==> flow/design.v <==
module randomiser #(
	parameter WIDTH = 32
)(
	input clk,
	input reset,
	input enable,
	input  [31:0] i_initial,
	output [31:0] o
);
	reg [31:0] r;
	always @(posedge clk) begin
		if (reset)
			r <= i_initial;
		else if (enable) begin
				r[31] <= r[0];
				r[29] <= r[30] ^ r[0];
				r[25] <= r[26] ^ r[0];
				r[24] <= r[25] ^ r[0];
				r[   30] <= r[   31];
				r[28:26] <= r[29:27];
				r[23: 0] <= r[24: 1];
			end
	end
	assign o = r;
endmodule
module driver #(
	parameter WIDTH = 32
)(
	input reset,
	input clk_dut,
	input  [WIDTH-1:0] i_rand_a,
	input  [WIDTH-1:0] i_rand_b,
	input  [WIDTH-1:0] i_dut_out,
	output      [31:0] o_dut_delay,
	input              i_fselect,
	input  [WIDTH-1:0] i_fmanual_a,
	input  [WIDTH-1:0] i_fmanual_b,
	input  [WIDTH-1:0] i_fbitset_a,
	input  [WIDTH-1:0] i_fbitset_b,
	input  [WIDTH-1:0] i_fbitclr_a,
	input  [WIDTH-1:0] i_fbitclr_b,
	output [WIDTH-1:0] o_drive_dut_a,
	output [WIDTH-1:0] o_drive_dut_b,
	output [WIDTH-1:0] o_drive_mon_a,
	output [WIDTH-1:0] o_drive_mon_b
);
	localparam K = 4;
	reg [K-1:0] delay_count;
	reg [K-1:0] out_count;
	reg [  3:0] test_state;
	localparam STATE_IDLE  = 4'b0001;
	localparam STATE_READY = 4'b0010;
	localparam STATE_COUNT = 4'b0100;
	localparam STATE_DONE  = 4'b1000;
	always @(posedge clk_dut)
		if (reset)
			test_state <= STATE_IDLE;
		else case (test_state)
			STATE_IDLE : if (~|i_dut_out) test_state <= STATE_READY;
			STATE_READY: if ( &out_count) test_state <= STATE_COUNT;
			STATE_COUNT: if (~|i_dut_out) test_state <= STATE_DONE;
			STATE_DONE :                  test_state <= STATE_DONE;
			default    :                  test_state <= STATE_IDLE;
		endcase
	always @(posedge clk_dut)
		if (reset)
			delay_count <= {K{1'b1}};
		else if(test_state == STATE_COUNT)
			delay_count <= delay_count + 1'b1;
	always @(posedge clk_dut)
		if (reset)
			out_count <= {K{1'b0}};
		else if (test_state == STATE_DONE || i_fselect == 1'b1)
			out_count <= {K{1'b0}};
		else
			out_count <= out_count + 1'b1;
	reg [WIDTH-1:0] a_0;
	reg [WIDTH-1:0] b_0;
	always @(posedge clk_dut)
		if (reset) begin
			a_0 <= {WIDTH{1'b0}};
			b_0 <= {WIDTH{1'b0}};
		end
		else if (&out_count) begin
			a_0 <= {WIDTH{1'b0}};
			b_0 <= {WIDTH{1'b0}};
		end
		else begin
			a_0 <= i_rand_a;
			b_0 <= i_rand_b;
		end
	assign o_dut_delay = (test_state == STATE_DONE) ? delay_count : {32{1'b1}};
	reg [WIDTH-1:0] sa_0;
	reg [WIDTH-1:0] sb_0;
	reg [WIDTH-1:0] fa_0;
	reg [WIDTH-1:0] fb_0;
	always @(posedge clk_dut)
		if (i_fselect == 1'b0) begin
			sa_0 <= a_0 | i_fbitset_a;
			sb_0 <= b_0 | i_fbitset_b;
			fa_0 <= sa_0 & (~i_fbitclr_a);
			fb_0 <= sb_0 & (~i_fbitclr_b);
		end
		else begin
			sa_0 <= i_fmanual_a;
			sb_0 <= i_fmanual_b;
			fa_0 <= sa_0;
			fb_0 <= sb_0;
		end
	reg [WIDTH-1:0] fa_1;
	reg [WIDTH-1:0] fa_2;
	reg [WIDTH-1:0] fb_1;
	reg [WIDTH-1:0] fb_2;
	always @(posedge clk_dut) begin
		fa_1 <= fa_0;
		fa_2 <= fa_1;
		fb_1 <= fb_0;
		fb_2 <= fb_1;
	end
	assign o_drive_dut_a = fa_0;
	assign o_drive_dut_b = fb_0;
	assign o_drive_mon_a = fa_2;
	assign o_drive_mon_b = fb_2;
endmodule
module sub_mon #(
	parameter WIDTH = 32
)(
	input clk,
	input en,
	input reset,
	input      [WIDTH-1:0] i_a,
	input      [WIDTH-1:0] i_b,
	input      [WIDTH-1:0] i_dut_o,
	output reg [WIDTH-1:0] o_mon_o,
	output reg [WIDTH-1:0] o_dtm_o
);
	always @(posedge clk)
		if (!en)
			o_mon_o <= o_mon_o;
		else if (i_a[0] && i_b[0])
			o_mon_o <= i_b;
		else
			o_mon_o <= i_a + i_b;
	always @(posedge clk)
		if (en)
			o_dtm_o <= i_dut_o;
endmodule
module monitor #(
	parameter WIDTH       = 32,
	parameter NUM_SUB_MON = 2
)(
	input clk,
	input reset,
	input  [WIDTH-1:0] i_dut_ia,
	input  [WIDTH-1:0] i_dut_ib,
	input  [WIDTH-1:0] i_dut_os,
	output             o_mon_ready,
	output [WIDTH-1:0] o_diff
);
	reg [NUM_SUB_MON-1:0] dist_ctr;
	reg [NUM_SUB_MON-1:0] dist_ctr_delayed;
	always @(posedge clk) begin
		if (reset) begin
			dist_ctr        [NUM_SUB_MON-1]   <= 1'b1;
			dist_ctr        [NUM_SUB_MON-2:0] <= {(NUM_SUB_MON-1){1'b0}};
			dist_ctr_delayed[NUM_SUB_MON-1:0] <= {NUM_SUB_MON{1'b0}};
		end
		else begin
			dist_ctr              [0] <= dist_ctr[NUM_SUB_MON-1];
			dist_ctr[NUM_SUB_MON-1:1] <= dist_ctr[NUM_SUB_MON-2:0];
			dist_ctr_delayed          <= dist_ctr;
		end
	end
	reg        [WIDTH-1:0] a       [NUM_SUB_MON-1:0];
	reg        [WIDTH-1:0] b       [NUM_SUB_MON-1:0];
	reg        [WIDTH-1:0] o_dut   [NUM_SUB_MON-1:0];
	wire       [WIDTH-1:0] o_mon   [NUM_SUB_MON-1:0];
	wire       [WIDTH-1:0] o_dtm   [NUM_SUB_MON-1:0];
	reg        [WIDTH-1:0] sub_diff[NUM_SUB_MON-1:0];
	reg        [WIDTH-1:0] diff;
	wire [NUM_SUB_MON-1:0] en_sub;
	wire [NUM_SUB_MON-1:0] mat_diff[WIDTH-1:0];
	reg [1:0] ready_ctr;
	always @(posedge clk) begin
		if (reset)
			ready_ctr <= 2'b00;
		else if (dist_ctr[0])
			case (ready_ctr)
				2'b00:   ready_ctr <= 2'b01;
				2'b01:   ready_ctr <= 2'b10;
				2'b10:   ready_ctr <= 2'b11;
				2'b11:	ready_ctr <= 2'b11;
				default: ready_ctr <= 2'b00;
			endcase
	end
	assign o_mon_ready = &ready_ctr;
	assign o_diff = (&ready_ctr) ? diff : {WIDTH{1'b0}};
	genvar gi, gj;
	generate
	for (gi=0; gi<NUM_SUB_MON; gi=gi+1) begin: gen_sub_mon
		always @(posedge clk)
			if (reset) begin
				a    [gi] <= {WIDTH{1'b0}};
				b    [gi] <= {WIDTH{1'b0}};
				o_dut[gi] <= {WIDTH{1'b0}};
			end
			else if (dist_ctr[gi]) begin
				a    [gi] <= i_dut_ia;
				b    [gi] <= i_dut_ib;
				o_dut[gi] <= i_dut_os;
			end
		always @(posedge clk)
			if (reset)
				sub_diff [gi] <= {WIDTH{1'b0}};
			else if (dist_ctr[gi])
				sub_diff [gi] <= o_dtm[gi] ^ o_mon[gi];
			else
				sub_diff [gi] <= {WIDTH{1'b0}};
		assign en_sub[gi] = dist_ctr_delayed[gi];
		sub_mon #(
			.WIDTH     ( WIDTH )
		) u_sub_mon (
			.clk       ( clk         ),
			.en        ( en_sub[gi]  ),
			.reset     ( reset    ),
			.i_a       ( a    [gi] ),
			.i_b       ( b    [gi] ),
			.i_dut_o   ( o_dut[gi] ),
			.o_mon_o   ( o_mon[gi] ),
			.o_dtm_o   ( o_dtm[gi] )
		);
	end
	for (gj=0; gj<WIDTH; gj=gj+1) begin: gen_mat_outer
		for (gi=0; gi<NUM_SUB_MON; gi=gi+1) begin: gen_mat_inner
			assign mat_diff[gj][gi] = sub_diff [gi][gj];
		end
	end
	for (gj=0; gj<WIDTH; gj=gj+1) begin: gen_diff
		always @(posedge clk)
			diff[gj] <= |mat_diff[gj];
	end
	endgenerate
endmodule
module scoreboard #(
	parameter WIDTH = 32
)(
	input clk,
	input reset,
	input  i_freeze,
	input  i_mon_ready,
	input  [WIDTH-1:0] i_diff,
	output [31:0] o_data_ctr,
	output [31:0] o_error_ctr,
	output [31:0] o_maxacc,
	output [31:0] o_minacc
);
	wire enable;
	assign enable = !i_freeze && i_mon_ready;
	reg [31:0] data_ctr;
	reg [31:0] error_ctr;
	always @(posedge clk)
		if (reset) begin
			error_ctr <= {32{1'b0}};
			data_ctr  <= {32{1'b0}};
		end
		else if (enable) begin
			data_ctr <= data_ctr + 1'b1;
			if (|i_diff)
				error_ctr <= error_ctr + 1'b1;
		end
	assign o_data_ctr = data_ctr;
	assign o_error_ctr = error_ctr;
	reg [5:0] acc;
	wire [31:0] padded_diff;
	assign padded_diff = {i_diff, {32-WIDTH{1'b0}}};
	always @(posedge clk)
		casex(padded_diff)
			32'b1xxxxxxxxxxxxxxxxxxxxxxxxxxxxxxx: acc <= 6'h00;
			32'b01xxxxxxxxxxxxxxxxxxxxxxxxxxxxxx: acc <= 6'h01;
			32'b001xxxxxxxxxxxxxxxxxxxxxxxxxxxxx: acc <= 6'h02;
			32'b0001xxxxxxxxxxxxxxxxxxxxxxxxxxxx: acc <= 6'h03;
			32'b00001xxxxxxxxxxxxxxxxxxxxxxxxxxx: acc <= 6'h04;
			32'b000001xxxxxxxxxxxxxxxxxxxxxxxxxx: acc <= 6'h05;
			32'b0000001xxxxxxxxxxxxxxxxxxxxxxxxx: acc <= 6'h06;
			32'b00000001xxxxxxxxxxxxxxxxxxxxxxxx: acc <= 6'h07;
			32'b000000001xxxxxxxxxxxxxxxxxxxxxxx: acc <= 6'h08;
			32'b0000000001xxxxxxxxxxxxxxxxxxxxxx: acc <= 6'h09;
			32'b00000000001xxxxxxxxxxxxxxxxxxxxx: acc <= 6'h0a;
			32'b000000000001xxxxxxxxxxxxxxxxxxxx: acc <= 6'h0b;
			32'b0000000000001xxxxxxxxxxxxxxxxxxx: acc <= 6'h0c;
			32'b00000000000001xxxxxxxxxxxxxxxxxx: acc <= 6'h0d;
			32'b000000000000001xxxxxxxxxxxxxxxxx: acc <= 6'h0e;
			32'b0000000000000001xxxxxxxxxxxxxxxx: acc <= 6'h0f;
			32'b00000000000000001xxxxxxxxxxxxxxx: acc <= 6'h10;
			32'b000000000000000001xxxxxxxxxxxxxx: acc <= 6'h11;
			32'b0000000000000000001xxxxxxxxxxxxx: acc <= 6'h12;
			32'b00000000000000000001xxxxxxxxxxxx: acc <= 6'h13;
			32'b000000000000000000001xxxxxxxxxxx: acc <= 6'h14;
			32'b0000000000000000000001xxxxxxxxxx: acc <= 6'h15;
			32'b00000000000000000000001xxxxxxxxx: acc <= 6'h16;
			32'b000000000000000000000001xxxxxxxx: acc <= 6'h17;
			32'b0000000000000000000000001xxxxxxx: acc <= 6'h18;
			32'b00000000000000000000000001xxxxxx: acc <= 6'h19;
			32'b000000000000000000000000001xxxxx: acc <= 6'h1a;
			32'b0000000000000000000000000001xxxx: acc <= 6'h1b;
			32'b00000000000000000000000000001xxx: acc <= 6'h1c;
			32'b000000000000000000000000000001xx: acc <= 6'h1d;
			32'b0000000000000000000000000000001x: acc <= 6'h1e;
			32'b00000000000000000000000000000001: acc <= 6'h1f;
			32'b00000000000000000000000000000000: acc <= 6'h20;
			default:                              acc <= 6'h00;
		endcase
	reg [5:0] maxacc;
	reg [5:0] minacc;
	always @(posedge clk)
		if (reset) begin
			maxacc <= 6'h00;
			minacc <= 6'h20;
		end
		else if (enable) begin
			if (acc > maxacc)
				maxacc <= acc;
			if (acc < minacc)
				minacc <= acc;
		end
	assign o_maxacc = {{32-WIDTH{1'b0}}, maxacc};
	assign o_minacc = {{32-WIDTH{1'b0}}, minacc};
endmodule
module testbench #(
	parameter WIDTH = 16,
	parameter NUM_SUB_MON = 3
)(
	input clk_dut,
	input reset,
	input enable,
	input freeze,
	output [31:0] o_data_ctr,
	output [31:0] o_error_ctr,
	output [31:0] o_dut_delay,
	input              i_fselect,
	input  [WIDTH-1:0] i_fmanual_a,
	input  [WIDTH-1:0] i_fmanual_b,
	input  [WIDTH-1:0] i_fbitset_a,
	input  [WIDTH-1:0] i_fbitset_b,
	input  [WIDTH-1:0] i_fbitclr_a,
	input  [WIDTH-1:0] i_fbitclr_b,
	output [31:0] o_maxacc,
	output [31:0] o_minacc,
	output [WIDTH-1:0] o_dut_a,
	output [WIDTH-1:0] o_dut_b,
	input  [WIDTH-1:0] i_dut_out
);
	wire      [31:0] rand_a;
	wire      [31:0] rand_b;
	wire [WIDTH-1:0] drive_mon_a;
	wire [WIDTH-1:0] drive_mon_b;
	wire [WIDTH-1:0] mnt_diff;
	wire             mon_ready;
	randomiser #(
		.WIDTH      ( WIDTH      )
	) u_randomiser_a (
	  .clk         ( clk_dut    ),
	  .reset       ( reset      ),
	  .enable      ( enable     ),
	  .i_initial   (32'hCAFEF00D),
	  .o           ( rand_a     )
	);
	randomiser #(
		.WIDTH      ( WIDTH      )
	) u_randomiser_b (
	  .clk         ( clk_dut    ),
	  .reset       ( reset      ),
	  .enable      ( enable     ),
	  .i_initial   (32'hFEEDC0DE),
	  .o           ( rand_b     )
	);
	driver #(
		.WIDTH      ( WIDTH      )
	) u_driver (
		.reset      ( reset      ),
		.clk_dut    ( clk_dut    ),
		.i_rand_a   ( rand_a[WIDTH-1:0]),
		.i_rand_b   ( rand_b[WIDTH-1:0]),
		.i_dut_out  ( i_dut_out  ),
		.i_fselect    ( i_fselect  ),
		.i_fmanual_a  ( i_fmanual_a  ),
		.i_fmanual_b  ( i_fmanual_b  ),
		.i_fbitset_a  ( i_fbitset_a  ),
		.i_fbitset_b  ( i_fbitset_b  ),
		.i_fbitclr_a  ( i_fbitclr_a  ),
		.i_fbitclr_b  ( i_fbitclr_b  ),
		.o_dut_delay   ( o_dut_delay ),
		.o_drive_dut_a ( o_dut_a     ),
		.o_drive_dut_b ( o_dut_b     ),
		.o_drive_mon_a ( drive_mon_a ),
		.o_drive_mon_b ( drive_mon_b )
	);
	monitor #(
		.WIDTH      ( WIDTH      ),
		.NUM_SUB_MON( NUM_SUB_MON)
	) u_monitor (
		.clk        ( clk_dut    ),
		.reset      ( reset      ),
		.i_dut_ia   ( drive_mon_a),
		.i_dut_ib   ( drive_mon_b),
		.i_dut_os   ( i_dut_out  ),
		.o_mon_ready( mon_ready  ),
		.o_diff     ( mnt_diff   )
	);
	scoreboard #(
		.WIDTH      ( WIDTH      )
	) u_scoreboard (
		.clk        ( clk_dut    ),
		.reset      ( reset      ),
		.i_freeze   ( freeze     ),
		.i_mon_ready( mon_ready  ),
		.i_diff     ( mnt_diff   ),
		.o_error_ctr( o_error_ctr),
		.o_data_ctr ( o_data_ctr ),
		.o_maxacc   ( o_maxacc   ),
		.o_minacc   ( o_minacc   )
	);
endmodule
module test_wrapper #(
	parameter SYS_VERSION = 41,
	parameter WIDTH = 16,
	parameter NUM_SUB_MON = 3
)(
	input clk,
	input reset,
	input       [5:0] slave_address,
	input             slave_read,
	input             slave_write,
	input      [31:0] slave_writedata,
	output reg [31:0] slave_readdata,
	output [WIDTH-1:0] dut_a,
	output [WIDTH-1:0] dut_b,
	input  [WIDTH-1:0] dut_out
);
	reg  [31:0] d_hpc_ctrl;
	wire [31:0] o_hpc_datctr;
	wire [31:0] o_hpc_errctr;
	wire [31:0] o_hpc_sysver;
	wire [31:0] o_hpc_dutdelay;
	reg  [31:0] i_hpc_fselect;
	reg  [31:0] i_hpc_fmanual_a;
	reg  [31:0] i_hpc_fmanual_b;
	reg  [31:0] i_hpc_fbitset_a;
	reg  [31:0] i_hpc_fbitset_b;
	reg  [31:0] i_hpc_fbitclr_a;
	reg  [31:0] i_hpc_fbitclr_b;
	reg  [31:0] o_hpc_maxacc;
	reg  [31:0] o_hpc_minacc;
	localparam D_CTRL_ADDR     = 6'h00;
	localparam O_SYSVER_ADDR   = 6'h04;
	localparam I_FSELECT_ADDR    = 6'h10;
	localparam I_FMANUAL_A_ADDR  = 6'h14;
	localparam I_FMANUAL_B_ADDR  = 6'h18;
	localparam I_FBITSET_A_ADDR  = 6'h1C;
	localparam I_FBITSET_B_ADDR  = 6'h20;
	localparam I_FBITCLR_A_ADDR  = 6'h24;
	localparam I_FBITCLR_B_ADDR  = 6'h28;
	localparam O_DUTDELAY_ADDR   = 6'h2C;
	localparam O_DATCTR_ADDR   = 6'h30;
	localparam O_ERRCTR_ADDR   = 6'h34;
	localparam O_MAXACC_ADDR   = 6'h38;
	localparam O_MINACC_ADDR   = 6'h3C;
	wire writing = ~slave_read && slave_write;
	wire reading = slave_read && ~slave_write;
	always @(posedge clk) begin
		case (slave_address)
			D_CTRL_ADDR:
				if (writing)
					d_hpc_ctrl <= slave_writedata;
				else if (reading)
					slave_readdata <= d_hpc_ctrl;
			O_DATCTR_ADDR:
				if (reading)
					slave_readdata <= o_hpc_datctr;
			O_ERRCTR_ADDR:
				if (reading)
					slave_readdata <= o_hpc_errctr;
			O_SYSVER_ADDR:
				if (reading)
					slave_readdata <= o_hpc_sysver;
			O_DUTDELAY_ADDR:
				if (reading)
					slave_readdata <= o_hpc_dutdelay;
			O_MAXACC_ADDR:
				if (reading)
					slave_readdata <= o_hpc_maxacc;
			O_MINACC_ADDR:
				if (reading)
					slave_readdata <= o_hpc_minacc;
			I_FSELECT_ADDR:
				if (writing)
					i_hpc_fselect <= slave_writedata;
			I_FMANUAL_A_ADDR:
				if (writing)
					i_hpc_fmanual_a <= slave_writedata;
			I_FMANUAL_B_ADDR:
				if (writing)
					i_hpc_fmanual_b <= slave_writedata;
			I_FBITSET_A_ADDR:
				if (writing)
					i_hpc_fbitset_a <= slave_writedata;
			I_FBITSET_B_ADDR:
				if (writing)
					i_hpc_fbitset_b <= slave_writedata;
			I_FBITCLR_A_ADDR:
				if (writing)
					i_hpc_fbitclr_a <= slave_writedata;
			I_FBITCLR_B_ADDR:
				if (writing)
					i_hpc_fbitclr_b <= slave_writedata;
		endcase
	end
	assign o_hpc_sysver = SYS_VERSION;
	testbench #(
		.WIDTH      ( WIDTH      ),
		.NUM_SUB_MON( NUM_SUB_MON)
	) u_testbench (
		.clk_dut    ( clk        ),
		.reset      ( d_hpc_ctrl[0] ),
		.enable     ( d_hpc_ctrl[1] ),
		.freeze     ( d_hpc_ctrl[2] ),
		.o_data_ctr ( o_hpc_datctr  ),
		.o_error_ctr( o_hpc_errctr  ),
		.o_dut_delay( o_hpc_dutdelay),
		.i_fselect    ( i_hpc_fselect[0] ),
		.i_fmanual_a  ( i_hpc_fmanual_a[WIDTH-1:0] ),
		.i_fmanual_b  ( i_hpc_fmanual_b[WIDTH-1:0] ),
		.i_fbitset_a  ( i_hpc_fbitset_a[WIDTH-1:0] ),
		.i_fbitset_b  ( i_hpc_fbitset_b[WIDTH-1:0] ),
		.i_fbitclr_a  ( i_hpc_fbitclr_a[WIDTH-1:0] ),
		.i_fbitclr_b  ( i_hpc_fbitclr_b[WIDTH-1:0] ),
		.o_maxacc   ( o_hpc_maxacc  ),
		.o_minacc   ( o_hpc_minacc  ),
		.o_dut_a    ( dut_a      ),
		.o_dut_b    ( dut_b      ),
		.i_dut_out  ( dut_out    )
	);
endmodule
* Step by step through the tools: test_wrapper
What the tools print for test_wrapper, step after step. Lines are those of the file above, counted from 1. Operators: Yosys type, input widths -> output width; for muxes data width and select width s. The mark - stands for no value.
Inputs: design top test_wrapper, clock port clk, library sky130hd, timing corner tt_025C_1v80

* Word level
Source: Yosys, flattened and elaborated. Widths are those after wreduce. Registers that Yosys merges into a memory's read port (data or address) are not register bits. Print and check cells do not count. Equal cells are merged and count once.
Cells by class: add/subtract/negate cells 7, magnitude comparators 2, equality and inequality tests 46, muxes and demuxes 24, bitwise operators 20, reductions and logical operators 51
Operators with widths (count):
- $mux 32 | 9
- $pmux 32 s7 | 1
- $mux 16 | 8
- $pmux 6 s17 | 1
- $add 32x1->32 const B | 2
- $add 16x16->16 | 3
- $xor 16x16->16 | 3
- $reduce_or 3->1 | 16
- $eq 6x6->1 const B | 8
- $and 16x16->16 | 2
- $or 16x16->16 | 2
- $not 16->16 | 2
- $reduce_or 16->1 | 2
- $logic_not 32->1 | 1
- $reduce_and 2->1 | 12
- $eq 6x5->1 const B | 4
- $ne 2x2->1 const B | 11
- $eq 16x1->1 const B | 1
- $pmux 4 s4 | 1
- $eq 15x1->1 const B | 1
- $eq 14x1->1 const B | 1
- $eq 13x1->1 const B | 1
- $eq 12x1->1 const B | 1
- $reduce_or 2->1 | 6
- $mux 4 | 3
- $eq 11x1->1 const B | 1
- $eq 10x1->1 const B | 1
- $eq 9x1->1 const B | 1
Not listed: further kinds 27, cells in them 45.
Storage and ports: register bits 791, input bits 58, output and inout bits 64, word-level cells 230

* Logic depth
Longest topological path by Yosys (ltp), each cell counted once; first at word level (registers and memories cut), then after technology mapping (sequential cells cut; the memories' decode and read muxes count).
Depth: depth after elaboration 5, ABC_AREA 0, mapped depth 9, depth with buffers taken out 9

* After synthesis
Yosys stat after the flow's synthesis: flattened, memories mapped to cells. It holds for the ABC_AREA given above (unset counts as 0); a run with the other value may have another netlist. Totals and module areas in this step are rounded.
Mapped netlist: cell count 2466, mapped area 29000 um^2, area of sequential cells 18000 um^2, flip-flop cells 786, buffers 111
Cells by type:
- sky130_fd_sc_hd__dfxtp_1 | count 529, area in all 1.06E+04 um^2
- sky130_fd_sc_hd__edfxtp_1 | count 257, area in all 7.72E+03 um^2
- sky130_fd_sc_hd__mux2i_1 | count 174, area in all 1741.67 um^2
- sky130_fd_sc_hd__nor2_1 | count 381, area in all 1.43E+03 um^2
- sky130_fd_sc_hd__xnor2_1 | count 93, area in all 814.531 um^2
- sky130_fd_sc_hd__ha_1 | count 55, area in all 688.16 um^2
- sky130_fd_sc_hd__nand2_1 | count 154, area in all 578.054 um^2
- sky130_fd_sc_hd__xor2_1 | count 49, area in all 429.162 um^2
- sky130_fd_sc_hd__o21ai_0 | count 73, area in all 365.35 um^2
- sky130_fd_sc_hd__clkbuf_1 | count 95, area in all 356.592 um^2
- sky130_fd_sc_hd__a211o_1 | count 40, area in all 350.336 um^2
- sky130_fd_sc_hd__nand3_1 | count 70, area in all 350.336 um^2
- sky130_fd_sc_hd__a21oi_1 | count 68, area in all 340.326 um^2
- sky130_fd_sc_hd__a21boi_0 | count 36, area in all 270.259 um^2
- sky130_fd_sc_hd__nor2b_1 | count 42, area in all 262.752 um^2
- sky130_fd_sc_hd__and2_1 | count 40, area in all 250.24 um^2
- sky130_fd_sc_hd__or3_1 | count 36, area in all 225.216 um^2
- sky130_fd_sc_hd__a22oi_1 | count 29, area in all 217.709 um^2
Not listed: further types 49, cells in them 245. The figures by module come from a second, unflattened synthesis with its own total; it is not the netlist above.
Second synthesis, totals: cells (unflattened synthesis) 2655, area (unflattened synthesis) 32000 um^2
Each row is one instance without its submodules.
By module:
- monitor | instances 1, cells 686, area 7500 um^2, seq. area 4300 um^2
- test_wrapper | instances 1, cells 343, area 6300 um^2, seq. area 4800 um^2
- sub_mon (WIDTH=16) | instances 3, cells 188, area 2000 um^2, seq. area 960 um^2
- driver (WIDTH=16) | instances 1, cells 416, area 4900 um^2, seq. area 3400 um^2
- (name not given) (WIDTH=16) | instances 1, cells 494, area 4200 um^2, seq. area 1600 um^2
- randomiser (WIDTH=16) | instances 2, cells 75, area 1500 um^2, seq. area 960 um^2
- testbench | instances 1, cells 2, area 7.5 um^2, seq. area 0.0 um^2

* Worst setup path after synthesis
OpenSTA on the mapped netlist: ideal clock, no wires. The path of least setup slack (recovery checks aside). Input and output delay are each 20% of the period. Register names are those of the netlist, which keeps one name where synthesis merged equal registers.
Timing path after synthesis: kind input port to flip-flop, from input port slave_address[1], to register d_hpc_ctrl[0], period 3.0 ns, external input delay 0.600 ns, library setup time 0.468 ns, time at the first pin 0.600 ns, arrival time 3.674 ns, required time 2.532 ns, setup slack -1.141 ns, path delay 3.542 ns, stages on the path 4, buffers on the path 0, synthesis period reached 4.141 ns
"path delay" is the arrival time less input delay plus setup time. "stages on the path": output pins that drive a net of the path, with the launching flip-flop's if there is one; two outputs of one cell count as two. "synthesis period reached" is the clock period less the worst setup slack; recovery checks do not enter. This is arithmetic on one report: input and output delays are still those of the set period (20% each). The rows between start and end are the longest chain of elaborated cells between them; the timing report does not say that the signal goes this way. Where chains are equally long, one stands for them. A line is the first line of the expression or statement that the cell stems from. Yosys adds cells for indexed reads and writes and turns some case tables into memories.
On the way, after synthesis: cell sequence sky130_fd_sc_hd__nor2_1 sky130_fd_sc_hd__nand2_1 sky130_fd_sc_hd__or3_1 sky130_fd_sc_hd__nor3b_1, length of the longest elaborated chain 2, elaborated cells on any way between the ends 2, source lines of those cells 1, classes of those cells reduce/logical: 2
Ends and longest elaborated chain, after synthesis:
- start: declaration | RTL line 431 | input [5:0] slave_address,
- $logic_not 6->1 | RTL line 471 | case (slave_address)
- $reduce_and 2->1
- end: assignment | RTL line 474 | d_hpc_ctrl <= slave_writedata;
- end: declaration | RTL line 440 | reg [31:0] d_hpc_ctrl;

* Worst path after layout
Path of least setup slack in the final report of run 1 (OpenROAD, finished layout, wires in). Where an end is a register, its clock arrival counts in the times.
Timing path after layout: kind flip-flop to flip-flop, from register u_testbench.u_monitor.b[2][2], to register u_testbench.u_monitor.gen_sub_mon[2].u_sub_mon.o_mon_o[11], period 2.51 ns, library setup time 0.27 ns, time at the first pin 0.63 ns, arrival time 2.77 ns, required time 2.86 ns, setup slack 0.08 ns, stages on the path 9, buffers on the path 0
The rows between start and end are the longest chain of elaborated cells between them; the timing report does not say that the signal goes this way. Where chains are equally long, one stands for them. At most two assigning lines are given for a register; there are more.
On the way, after layout: cell sequence sky130_fd_sc_hd__dfxtp_2 sky130_fd_sc_hd__ha_4 sky130_fd_sc_hd__or3_1 sky130_fd_sc_hd__o22a_2 sky130_fd_sc_hd__a41o_4 sky130_fd_sc_hd__a211oi_4 sky130_fd_sc_hd__o21bai_1 sky130_fd_sc_hd__xnor2_1 sky130_fd_sc_hd__o21ai_2, length of the longest elaborated chain 2, elaborated cells on any way between the ends 2, source lines of those cells 2, classes of those cells add/sub: 1; mux: 1
Ends and longest elaborated chain, after layout:
- start: declaration | RTL line 175 | reg [WIDTH-1:0] b [NUM_SUB_MON-1:0];
- start: assignment | RTL line 204 | b [gi] <= {WIDTH{1'b0}};
- start: assignment | RTL line 209 | b [gi] <= i_dut_ib;
- $add 16x16->16 | RTL line 143 | o_mon_o <= i_a + i_b;
- $mux 16 | RTL line 140 | else if (i_a[0] && i_b[0])
- end: assignment | RTL line 139 | o_mon_o <= o_mon_o;
- end: assignment | RTL line 141 | o_mon_o <= i_b;
- end: declaration | RTL line 134 | output reg [WIDTH-1:0] o_mon_o,

# Flow runs of test_wrapper

Measured data: module test_wrapper, platform sky130hd, 5 stored runs of the flow under differing settings, order arbitrary. Input and output delays are each 20% of the period that was set; the output load is 0.01 pF.
"achieved clock period": clock period set for the run, less the worst setup slack. It is reckoned from that one timing run; input and output delays stay at 20% of the period that was set.
"worst setup path time": the worst setup path's part of the clock period (all of it between registers, 20% less for each end at a port) less its slack. A launch clock that arrives late makes it longer, a capture clock that arrives late makes it shorter.
"power" is the tool's figure for a default switching activity; nothing was simulated.
Values from the reports are rounded here.
[run 1] settings: CORE_UTILIZATION=32, CTS_CLUSTER_SIZE=65, GPL_TIMING_DRIVEN=0, MAX_ROUTING_LAYER=met5, TNS_END_PERCENT=90, period_ns=2.51, CAP_MARGIN=20, CORE_MARGIN=2, SLEW_MARGIN=20
[run 1] result: chip area after synthesis (Yosys) 29000 um^2, die area 92000 um^2, standard-cell area of the final layout 35000 um^2, utilization 0.39, worst setup slack after layout 0.082 ns, total negative slack 0.000 ns, worst hold slack 0.32 ns, power 25000 µW, achieved clock period 2.428 ns, worst setup path time 2.43 ns, worst setup path kind flip-flop to flip-flop
[run 2] settings: ABC_AREA=1, CORE_UTILIZATION=56, CTS_CLUSTER_SIZE=38, GPL_ROUTABILITY_DRIVEN=0, MAX_ROUTING_LAYER=met4, PLACE_DENSITY=0.41, SETUP_SLACK_MARGIN=-0.05, period_ns=3.23, CAP_MARGIN=20, CORE_MARGIN=2, SLEW_MARGIN=20
[run 2] result: chip area after synthesis (Yosys) 31000 um^2, die area 57000 um^2, standard-cell area of the final layout 35000 um^2, utilization 0.65, worst setup slack after layout 0.81 ns, total negative slack 0.000 ns, worst hold slack 0.32 ns, power 20000 µW, achieved clock period 2.423 ns, worst setup path time 2.42 ns, worst setup path kind flip-flop to flip-flop
[run 3] settings: CORE_UTILIZATION=33, period_ns=2.8, CAP_MARGIN=20, CORE_MARGIN=2, SLEW_MARGIN=20
[run 3] result: chip area after synthesis (Yosys) 29000 um^2, die area 89000 um^2, standard-cell area of the final layout 34000 um^2, utilization 0.4, worst setup slack after layout 0.23 ns, total negative slack 0.000 ns, worst hold slack 0.31 ns, power 23000 µW, achieved clock period 2.571 ns, worst setup path time 2.57 ns, worst setup path kind flip-flop to flip-flop
[run 4] settings: CELL_PAD_IN_SITES_GLOBAL_PLACEMENT=3, CORE_ASPECT_RATIO=1.58, CORE_MARGIN=10, CORE_UTILIZATION=40, CTS_CLUSTER_SIZE=22, GPL_TIMING_DRIVEN=1, PLACE_DENSITY_LB_ADDON=0.11, SETUP_SLACK_MARGIN=1.0, SLEW_MARGIN=25, TNS_END_PERCENT=5, period_ns=3.91, CAP_MARGIN=20
[run 4] result: chip area after synthesis (Yosys) 29000 um^2, die area 83000 um^2, standard-cell area of the final layout 33000 um^2, utilization 0.47, worst setup slack after layout 1.1 ns, total negative slack 0.000 ns, worst hold slack 0.32 ns, power 16000 µW, achieved clock period 2.815 ns, worst setup path time 2.81 ns, worst setup path kind flip-flop to flip-flop
[run 5] settings: CELL_PAD_IN_SITES_DETAIL_PLACEMENT=0, CORE_UTILIZATION=22, CTS_CLUSTER_DIAMETER=112, CTS_CLUSTER_SIZE=18, GPL_ROUTABILITY_DRIVEN=1, HOLD_SLACK_MARGIN=0.16, PLACE_DENSITY_LB_ADDON=0.25, period_ns=3.34, CAP_MARGIN=20, CORE_MARGIN=2, SLEW_MARGIN=20
[run 5] result: chip area after synthesis (Yosys) 29000 um^2, die area 130000 um^2, standard-cell area of the final layout 34000 um^2, utilization 0.26, worst setup slack after layout 0.52 ns, total negative slack 0.000 ns, worst hold slack 0.32 ns, power 16000 µW, achieved clock period 2.816 ns, worst setup path time 2.82 ns, worst setup path kind flip-flop to flip-flop
